==> flow/design.v <==
`timescale 1ns / 1ps
module TNS_dec_33(
    input wire clk,
    input wire rst_n,
    input wire [32:0] codein,
    output reg [30 - 1 : 0] dataout
    );
    wire [30 - 1 : 0] dataout_wire;
    assign dataout_wire = (codein[32]*847425747) + (codein[31]*564950498) + (codein[30]*282475249) + 
                    (codein[29]*121060821) + (codein[28]*80707214) + (codein[27]*40353607) + 
                    (codein[26]*17294403) + (codein[25]*11529602) + (codein[24]*5764801) + 
                    (codein[23]*2470629) + (codein[22]*1647086) + (codein[21]*823543) + 
                    (codein[20]*352947) + (codein[19]*235298) + (codein[18]*117649) + (codein[17]*50421) + (codein[16]*33614) + 
                    (codein[15]*16807) + (codein[14]*7203) + (codein[13]*4802) + (codein[12]*2401) + (codein[11]*1029) +
                    (codein[10]*686) + (codein[9]*343) + (codein[8]*147) + (codein[7]*98) + (codein[6]*49) +
                    (codein[5]*21) + (codein[4]*14) + (codein[3]*7) + (codein[2]*3) + (codein[1]*2) +
                    (codein[0]*1);
    always @(posedge clk or negedge rst_n) begin
        if (~rst_n) begin
            dataout <= 0;
        end
        else begin
            dataout <= dataout_wire;
        end
    end
endmodule
# Reports on TNS_dec_33
# Each step is given for the RTL above and for the edited RTL.
# Lines under "before" count in the file above, lines under "after" in the edited file.
# "diff" is "after" less "before", of the values as shown.
# Cell names lack the library's common part.
inputs:
  top: "TNS_dec_33"
  clock: "clk"
  lib: "sky130hd"
  corner: "tt_025C_1v80"

# The edit
# Unified diff, file above to edited file.
# This change comes from a script, not from a designer. The edited design behaves differently; no optimisation was intended.
# begin of diff
@@ -10,5 +10,5 @@
                     (codein[29]*121060821) + (codein[28]*80707214) + (codein[27]*40353607) + 
                     (codein[26]*17294403) + (codein[25]*11529602) + (codein[24]*5764801) + 
-                    (codein[23]*2470629) + (codein[22]*1647086) + (codein[21]*823543) + 
+                    (codein[23]^2470629) + (codein[22]*1647086) + (codein[21]*823543) + 
                     (codein[20]*352947) + (codein[19]*235298) + (codein[18]*117649) + (codein[17]*50421) + (codein[16]*33614) + 
                     (codein[15]*16807) + (codein[14]*7203) + (codein[13]*4802) + (codein[12]*2401) + (codein[11]*1029) +
# end of diff

# After elaboration
# Source: Yosys, flattened and elaborated, memories not mapped. Widths are those after wreduce; folded enables and synchronous resets count as part of the registers. Registers that Yosys merges into a memory's read port (data or address) are not register bits. Print and check cells do not count. Equal cells are merged and count once.
op_classes:
  columns: ["element", "before", "after", "diff"]
  rows:
  - ["n_addsub", 32, 32, 0]
  - ["mul", 31, 30, -1]
  - ["div_mod_pow", 0, 0, 0]
  - ["cmp", 0, 0, 0]
  - ["equal", 0, 0, 0]
  - ["shifts", 0, 0, 0]
  - ["n_mux", 0, 0, 0]
  - ["bitwise", 0, 1, 1]
  - ["n_reduce_logical", 0, 0, 0]
op_table:
  columns: ["op", "before", "after", "diff"]
  rows:
  - ["30-bit by 22-bit adder with 30-bit output", 1, 2, 1]
  - ["30-bit by 23-bit adder with 30-bit output", 1, 0, -1]
  - ["1-bit by 22-bit multiplier with 23-bit output (second input constant)", 1, 0, -1]
  - ["1-bit NOT with 12-bit output", 0, 1, 1]
  - ["30-bit by 14-bit adder with 30-bit output", 2, 2, 0]
  - ["30-bit by 17-bit adder with 30-bit output", 2, 2, 0]
  - ["30-bit by 28-bit adder with 30-bit output", 2, 2, 0]
  - ["30-bit adder", 2, 2, 0]
  - ["1-bit by 12-bit multiplier with 13-bit output (second input constant)", 2, 2, 0]
  - ["1-bit by 15-bit multiplier with 16-bit output (second input constant)", 2, 2, 0]
  - ["1-bit by 17-bit multiplier with 18-bit output (second input constant)", 2, 2, 0]
  - ["1-bit by 20-bit multiplier with 21-bit output (second input constant)", 2, 2, 0]
  - ["1-bit by 23-bit multiplier with 24-bit output (second input constant)", 2, 2, 0]
  - ["1-bit by 26-bit multiplier with 27-bit output (second input constant)", 2, 2, 0]
  - ["1-bit by 3-bit multiplier with 4-bit output (second input constant)", 2, 2, 0]
  - ["1-bit by 6-bit multiplier with 7-bit output (second input constant)", 2, 2, 0]
  - ["1-bit by 9-bit multiplier with 10-bit output (second input constant)", 2, 2, 0]
  - ["30-bit by 1-bit adder with 30-bit output", 1, 1, 0]
  - ["30-bit by 10-bit adder with 30-bit output", 1, 1, 0]
  - ["30-bit by 11-bit adder with 30-bit output", 1, 1, 0]
  - ["30-bit by 12-bit adder with 30-bit output", 1, 1, 0]
  - ["30-bit by 13-bit adder with 30-bit output", 1, 1, 0]
  - ["30-bit by 16-bit adder with 30-bit output", 1, 1, 0]
  - ["30-bit by 18-bit adder with 30-bit output", 1, 1, 0]
  - ["30-bit by 19-bit adder with 30-bit output", 1, 1, 0]
  - ["30-bit by 2-bit adder with 30-bit output", 1, 1, 0]
  - ["30-bit by 20-bit adder with 30-bit output", 1, 1, 0]
  - ["30-bit by 21-bit adder with 30-bit output", 1, 1, 0]
# The list need not be complete.
bits:
  columns: ["element", "before", "after", "diff"]
  rows:
  - ["ff_bits", 30, 30, 0]
  - ["latch_bits", 0, 0, 0]
  - ["ramBits", 0, 0, 0]
  - ["mem_bits_ro", 0, 0, 0]
  - ["clocked_rd_ports_x_width", 0, 0, 0]
  - ["n_memories", 0, 0, 0]
  - ["input_bits", 35, 35, 0]
  - ["out_inout_bits", 30, 30, 0]

# Depth
# Yosys ltp: most cells in a row. Word level: on the elaborated netlist, between registers, memories and ports. Mapped: between sequential cells and ports; inverters and the memories' decode and read muxes count.
logic_depth:
  columns: ["element", "before", "after", "diff"]
  rows:
  - ["depth_word", 33, 33, 0]
  - ["ABC_AREA", "1", "1", null]
  - ["depth_mapped", 27, 27, 0]
  - ["mapped_depth_nobuf", 27, 27, 0]

# Mapped cells and area
# The flow's flattened synthesis, as Yosys stat reports it; memories are mapped. The netlist is that of the ABC_AREA named above (0 if unset); the other value can give another one.
by_type:
  columns: ["type", "before", "after", "diff"]
  rows:
  - ["inv_1", 406, 417, 11]
  - ["nand2_1", 166, 173, 7]
  - ["nand2_2", 9, 3, -6]
  - ["ha_1", 210, 215, 5]
  - ["o21ai_0", 0, 5, 5]
  - ["nor2_1", 23, 27, 4]
  - ["xnor2_1", 6, 10, 4]
  - ["nand3_1", 28, 25, -3]
  - ["and2_1", 4, 1, -3]
  - ["a21oi_1", 18, 20, 2]
  - ["xor2_1", 9, 11, 2]
  - ["o21bai_1", 5, 3, -2]
  - ["nand3_2", 3, 1, -2]
  - ["and3_1", 2, 0, -2]
  - ["a21o_1", 0, 2, 2]
  - ["nor2_2", 10, 9, -1]
  - ["nand4_1", 8, 9, 1]
  - ["or2_2", 3, 2, -1]
# The list need not be complete.
mapped:
  columns: ["element", "before", "after", "diff"]
  rows:
  - ["mapped_cells", 1137, 1161, 24]
  - ["mapped_area_um2", 10161.0, 10287.4, 126.4]
  - ["flip_flops", 30, 30, 0]
  - ["buffers", 0, 0, 0]

# Timing after synthesis
# Path of least setup slack by OpenSTA after synthesis, without wires, with an ideal clock, recovery checks aside; 20% of the period is set as input and as output delay. Where synthesis merged equal registers, the netlist keeps one of their names.
synth_path:
  columns: ["element", "before", "after", "diff"]
  rows:
  - ["kind", "input to register", "input to register", null]
  - ["from", "input codein[27]", "input codein[24]", null]
  - ["to", "register dataout[17]", "register dataout[23]", null]
  - ["tclk_ps", 12000, 12000, 0]
  - ["input_delay_ps", 2400, 2400, 0]
  - ["setup_time_ps", 117, 118, 1]
  - ["launch_ps", 2400, 2400, 0]
  - ["t_arrival_ps", 7600, 7502, -98]
  - ["t_required_ps", 11883, 11882, -1]
  - ["setup_slack_ps", 4284, 4379, 95]
  - ["path_delay_ps", 5317, 5220, -97]
  - ["stages", 23, 23, 0]
  - ["synth_period_reached_ps", 7716, 7621, -95]
# "path_delay_ps" is the arrival time less input delay plus setup time.
# "stages" counts driving pins, that of a launching flip-flop among them; a cell with two outputs on the path counts twice.
# "synth_period_reached_ps" is the clock period less the worst setup slack; recovery checks do not enter. This is arithmetic on one report: input and output delays are still those of the set period (20% each).
# The rows between start and end are the longest chain of elaborated cells between them; the timing report does not say that the signal goes this way. Where chains are equally long, one stands for them.
# Each line given opens the expression or statement behind the cell; cells for indexed reads and writes are added by Yosys, which also makes memories of some case tables.
synth_between_before:
  cell_sequence: "fa_1 -> inv_1 -> fa_1 -> fa_1 -> inv_1 -> fa_1 -> fa_1 -> fa_1 -> inv_1 -> fa_1 -> inv_1 -> fa_1 -> ha_1 -> inv_1 -> fa_1 -> inv_1 -> nand3_1 -> nand3_2 -> nand2_1 -> nand2_2 -> nand3_1 -> nand3_1 -> nand2_1"
  elab_chain_len: 29
synth_rtl_before:
  columns: ["element", "line", "source"]
  rows:
  - ["from (decl)", 5, "input wire [32:0] codein,"]
  - ["1-bit by 26-bit multiplier with 27-bit output", 10, "(codein[29]*121060821) + (codein[28]*80707214) + (codein[27]*40353607) +"]
  - ["30-bit by 27-bit adder with 30-bit output", 9, "assign dataout_wire = (codein[32]*847425747) + (codein[31]*564950498) + (codein[30]*282475249) +"]
  - ["30-bit by 26-bit adder with 30-bit output", 9, null]
  - ["30-bit by 25-bit adder with 30-bit output", 9, null]
  - ["30-bit by 24-bit adder with 30-bit output", 9, null]
  - ["30-bit by 23-bit adder with 30-bit output", 9, null]
  - ["30-bit by 22-bit adder with 30-bit output", 9, null]
  - ["(+15 left out)", null, null]
  - ["30-bit by 7-bit adder with 30-bit output", 9, null]
  - ["30-bit by 6-bit adder with 30-bit output", 9, null]
  - ["30-bit by 5-bit adder with 30-bit output", 9, null]
  - ["30-bit by 4-bit adder with 30-bit output", 9, null]
  - ["30-bit by 3-bit adder with 30-bit output", 9, null]
  - ["30-bit by 2-bit adder with 30-bit output", 9, null]
  - ["30-bit by 1-bit adder with 30-bit output", 9, null]
  - ["to (assign)", 20, "dataout <= 0;"]
  - ["to (assign)", 23, "dataout <= dataout_wire;"]
  - ["to (decl)", 6, "output reg [30 - 1 : 0] dataout"]
synth_between_after:
  cell_sequence: "inv_1 -> fa_1 -> inv_1 -> fa_1 -> inv_1 -> fa_1 -> inv_1 -> fa_1 -> inv_1 -> fa_1 -> fa_1 -> inv_1 -> fa_1 -> ha_1 -> ha_1 -> nand2_1 -> inv_1 -> a21oi_1 -> nor2_1 -> nor2_1 -> nand3_1 -> nand2_1 -> nand2_1"
  elab_chain_len: 26
synth_rtl_after:
  columns: ["element", "line", "source"]
  rows:
  - ["from (decl)", 5, "input wire [32:0] codein,"]
  - ["1-bit by 23-bit multiplier with 24-bit output", 11, "(codein[26]*17294403) + (codein[25]*11529602) + (codein[24]*5764801) +"]
  - ["30-bit by 24-bit adder with 30-bit output", 9, "assign dataout_wire = (codein[32]*847425747) + (codein[31]*564950498) + (codein[30]*282475249) +"]
  - ["30-bit by 22-bit adder with 30-bit output x2", 9, null]
  - ["30-bit by 21-bit adder with 30-bit output", 9, null]
  - ["30-bit by 20-bit adder with 30-bit output", 9, null]
  - ["30-bit by 19-bit adder with 30-bit output", 9, null]
  - ["30-bit by 18-bit adder with 30-bit output", 9, null]
  - ["(+11 left out)", null, null]
  - ["30-bit by 7-bit adder with 30-bit output", 9, null]
  - ["30-bit by 6-bit adder with 30-bit output", 9, null]
  - ["30-bit by 5-bit adder with 30-bit output", 9, null]
  - ["30-bit by 4-bit adder with 30-bit output", 9, null]
  - ["30-bit by 3-bit adder with 30-bit output", 9, null]
  - ["30-bit by 2-bit adder with 30-bit output", 9, null]
  - ["30-bit by 1-bit adder with 30-bit output", 9, null]
  - ["to (assign)", 20, "dataout <= 0;"]
  - ["to (assign)", 23, "dataout <= dataout_wire;"]
  - ["to (decl)", 6, "output reg [30 - 1 : 0] dataout"]

# Timing after layout
# From the final timing report of each run of pair A: the path of least setup slack in the routed layout; clock arrival at registers is part of the times.
# The report prints the path's times to 10 ps; the period is as set.
layout_path:
  columns: ["element", "before", "after", "diff"]
  rows:
  - ["kind", "input to register", "input to register", null]
  - ["from", "input codein[27]", "input codein[29]", null]
  - ["to", "register dataout[17]", "register dataout[20]", null]
  - ["tclk_ps", 12000, 12000, 0]
  - ["input_delay_ps", 2400, 2400, 0]
  - ["setup_time_ps", 110, 120, 10]
  - ["launch_ps", 2400, 2400, 0]
  - ["t_arrival_ps", 8870, 9080, 210]
  - ["t_required_ps", 12170, 12160, -10]
  - ["setup_slack_ps", 3300, 3080, -220]
  - ["stages", 24, 25, 1]
# The rows between start and end are the longest chain of elaborated cells between them; the timing report does not say that the signal goes this way. Where chains are equally long, one stands for them.
layout_between_before:
  cell_sequence: "clkdlybuf4s50_1 -> fa_1 -> inv_1 -> fa_1 -> fa_1 -> inv_1 -> fa_1 -> fa_1 -> fa_1 -> inv_1 -> fa_1 -> inv_1 -> fa_1 -> ha_1 -> inv_1 -> fa_1 -> inv_1 -> nand3_1 -> nand3_2 -> nand2_1 -> nand2_2 -> nand3_1 -> nand3_1 -> nand2_1"
  elab_chain_len: 29
layout_rtl_before:
  columns: ["element", "line", "source"]
  rows:
  - ["from (decl)", 5, "input wire [32:0] codein,"]
  - ["1-bit by 26-bit multiplier with 27-bit output", 10, "(codein[29]*121060821) + (codein[28]*80707214) + (codein[27]*40353607) +"]
  - ["30-bit by 27-bit adder with 30-bit output", 9, "assign dataout_wire = (codein[32]*847425747) + (codein[31]*564950498) + (codein[30]*282475249) +"]
  - ["30-bit by 26-bit adder with 30-bit output", 9, null]
  - ["30-bit by 25-bit adder with 30-bit output", 9, null]
  - ["30-bit by 24-bit adder with 30-bit output", 9, null]
  - ["30-bit by 23-bit adder with 30-bit output", 9, null]
  - ["30-bit by 22-bit adder with 30-bit output", 9, null]
  - ["(+15 left out)", null, null]
  - ["30-bit by 7-bit adder with 30-bit output", 9, null]
  - ["30-bit by 6-bit adder with 30-bit output", 9, null]
  - ["30-bit by 5-bit adder with 30-bit output", 9, null]
  - ["30-bit by 4-bit adder with 30-bit output", 9, null]
  - ["30-bit by 3-bit adder with 30-bit output", 9, null]
  - ["30-bit by 2-bit adder with 30-bit output", 9, null]
  - ["30-bit by 1-bit adder with 30-bit output", 9, null]
  - ["to (assign)", 20, "dataout <= 0;"]
  - ["to (assign)", 23, "dataout <= dataout_wire;"]
  - ["to (decl)", 6, "output reg [30 - 1 : 0] dataout"]
layout_between_after:
  cell_sequence: "clkdlybuf4s50_1 -> inv_1 -> ha_1 -> fa_1 -> inv_1 -> fa_1 -> fa_1 -> fa_1 -> inv_1 -> fa_1 -> fa_1 -> inv_1 -> fa_1 -> inv_1 -> ha_1 -> nand2_1 -> inv_1 -> nand2_1 -> nand2_1 -> inv_1 -> nand3_1 -> nand3_1 -> nand2_1 -> nand2_1 -> nand2_1"
  elab_chain_len: 31
layout_rtl_after:
  columns: ["element", "line", "source"]
  rows:
  - ["from (decl)", 5, "input wire [32:0] codein,"]
  - ["1-bit by 27-bit multiplier with 28-bit output", 10, "(codein[29]*121060821) + (codein[28]*80707214) + (codein[27]*40353607) +"]
  - ["30-bit by 28-bit adder with 30-bit output x2", 9, "assign dataout_wire = (codein[32]*847425747) + (codein[31]*564950498) + (codein[30]*282475249) +"]
  - ["30-bit by 27-bit adder with 30-bit output", 9, null]
  - ["30-bit by 26-bit adder with 30-bit output", 9, null]
  - ["30-bit by 25-bit adder with 30-bit output", 9, null]
  - ["30-bit by 24-bit adder with 30-bit output", 9, null]
  - ["30-bit by 22-bit adder with 30-bit output x2", 9, null]
  - ["(+15 left out)", null, null]
  - ["30-bit by 7-bit adder with 30-bit output", 9, null]
  - ["30-bit by 6-bit adder with 30-bit output", 9, null]
  - ["30-bit by 5-bit adder with 30-bit output", 9, null]
  - ["30-bit by 4-bit adder with 30-bit output", 9, null]
  - ["30-bit by 3-bit adder with 30-bit output", 9, null]
  - ["30-bit by 2-bit adder with 30-bit output", 9, null]
  - ["30-bit by 1-bit adder with 30-bit output", 9, null]
  - ["to (assign)", 20, "dataout <= 0;"]
  - ["to (assign)", 23, "dataout <= dataout_wire;"]
  - ["to (decl)", 6, "output reg [30 - 1 : 0] dataout"]

# Flow runs
# Runs of the flow (Yosys, OpenROAD) on both versions; the two runs of a pair have the same settings. The constraints put input and output delay at 20% of the set period each and load the outputs with 0.01 pF.
flow_settings_pair_A:
  ABC_AREA: 1
  period_ns: 12.0
  CAP_MARGIN: 20
  CORE_MARGIN: 2
  CORE_UTILIZATION: 40
  SLEW_MARGIN: 20
results_pair_A:
  columns: ["element", "before", "after", "diff"]
  rows:
  - ["synth_area_um2", 10161.0, 10287.4, 126.4]
  - ["die_footprint_um2", 26693.0, 27017.5, 324.5]
  - ["stdcell_area_um2", 11388.4, 11507.3, 118.9]
  - ["finalUtil_pct", 45.5, 45.7, 0.2]
  - ["worstSetupSlack_ps", 3299, 3084, -215]
  - ["fin_tns_ps", 0, 0, 0]
  - ["timing.achieved_period_ps", 8701, 8916, 215]
flow_settings_pair_B:
  ABC_AREA: 0
  CELL_PAD_IN_SITES_DETAIL_PLACEMENT: 0
  CELL_PAD_IN_SITES_GLOBAL_PLACEMENT: 1
  CORE_UTILIZATION: 52
  CTS_CLUSTER_DIAMETER: 357
  CTS_CLUSTER_SIZE: 14
  GPL_ROUTABILITY_DRIVEN: 0
  MAX_ROUTING_LAYER: "met4"
  PLACE_DENSITY_LB_ADDON: 0.12
  SLEW_MARGIN: 0
  period_ns: 6.41
  CAP_MARGIN: 20
  CORE_MARGIN: 2
results_pair_B:
  columns: ["element", "before", "after", "diff"]
  rows:
  - ["synth_area_um2", 9506.6, 9764.4, 257.8]
  - ["die_footprint_um2", 19379.4, 19889.5, 510.1]
  - ["stdcell_area_um2", 12528.3, 13008.7, 480.4]
  - ["finalUtil_pct", 69.7, 70.0, 0.3]
  - ["worstSetupSlack_ps", -689, -726, -37]
  - ["fin_tns_ps", -9557, -9892, -335]
  - ["timing.achieved_period_ps", 7099, 7136, 37]
# "timing.achieved_period_ps": clock period set for the run, less the worst setup slack. It is reckoned from that one timing run; input and output delays stay at 20% of the period that was set.
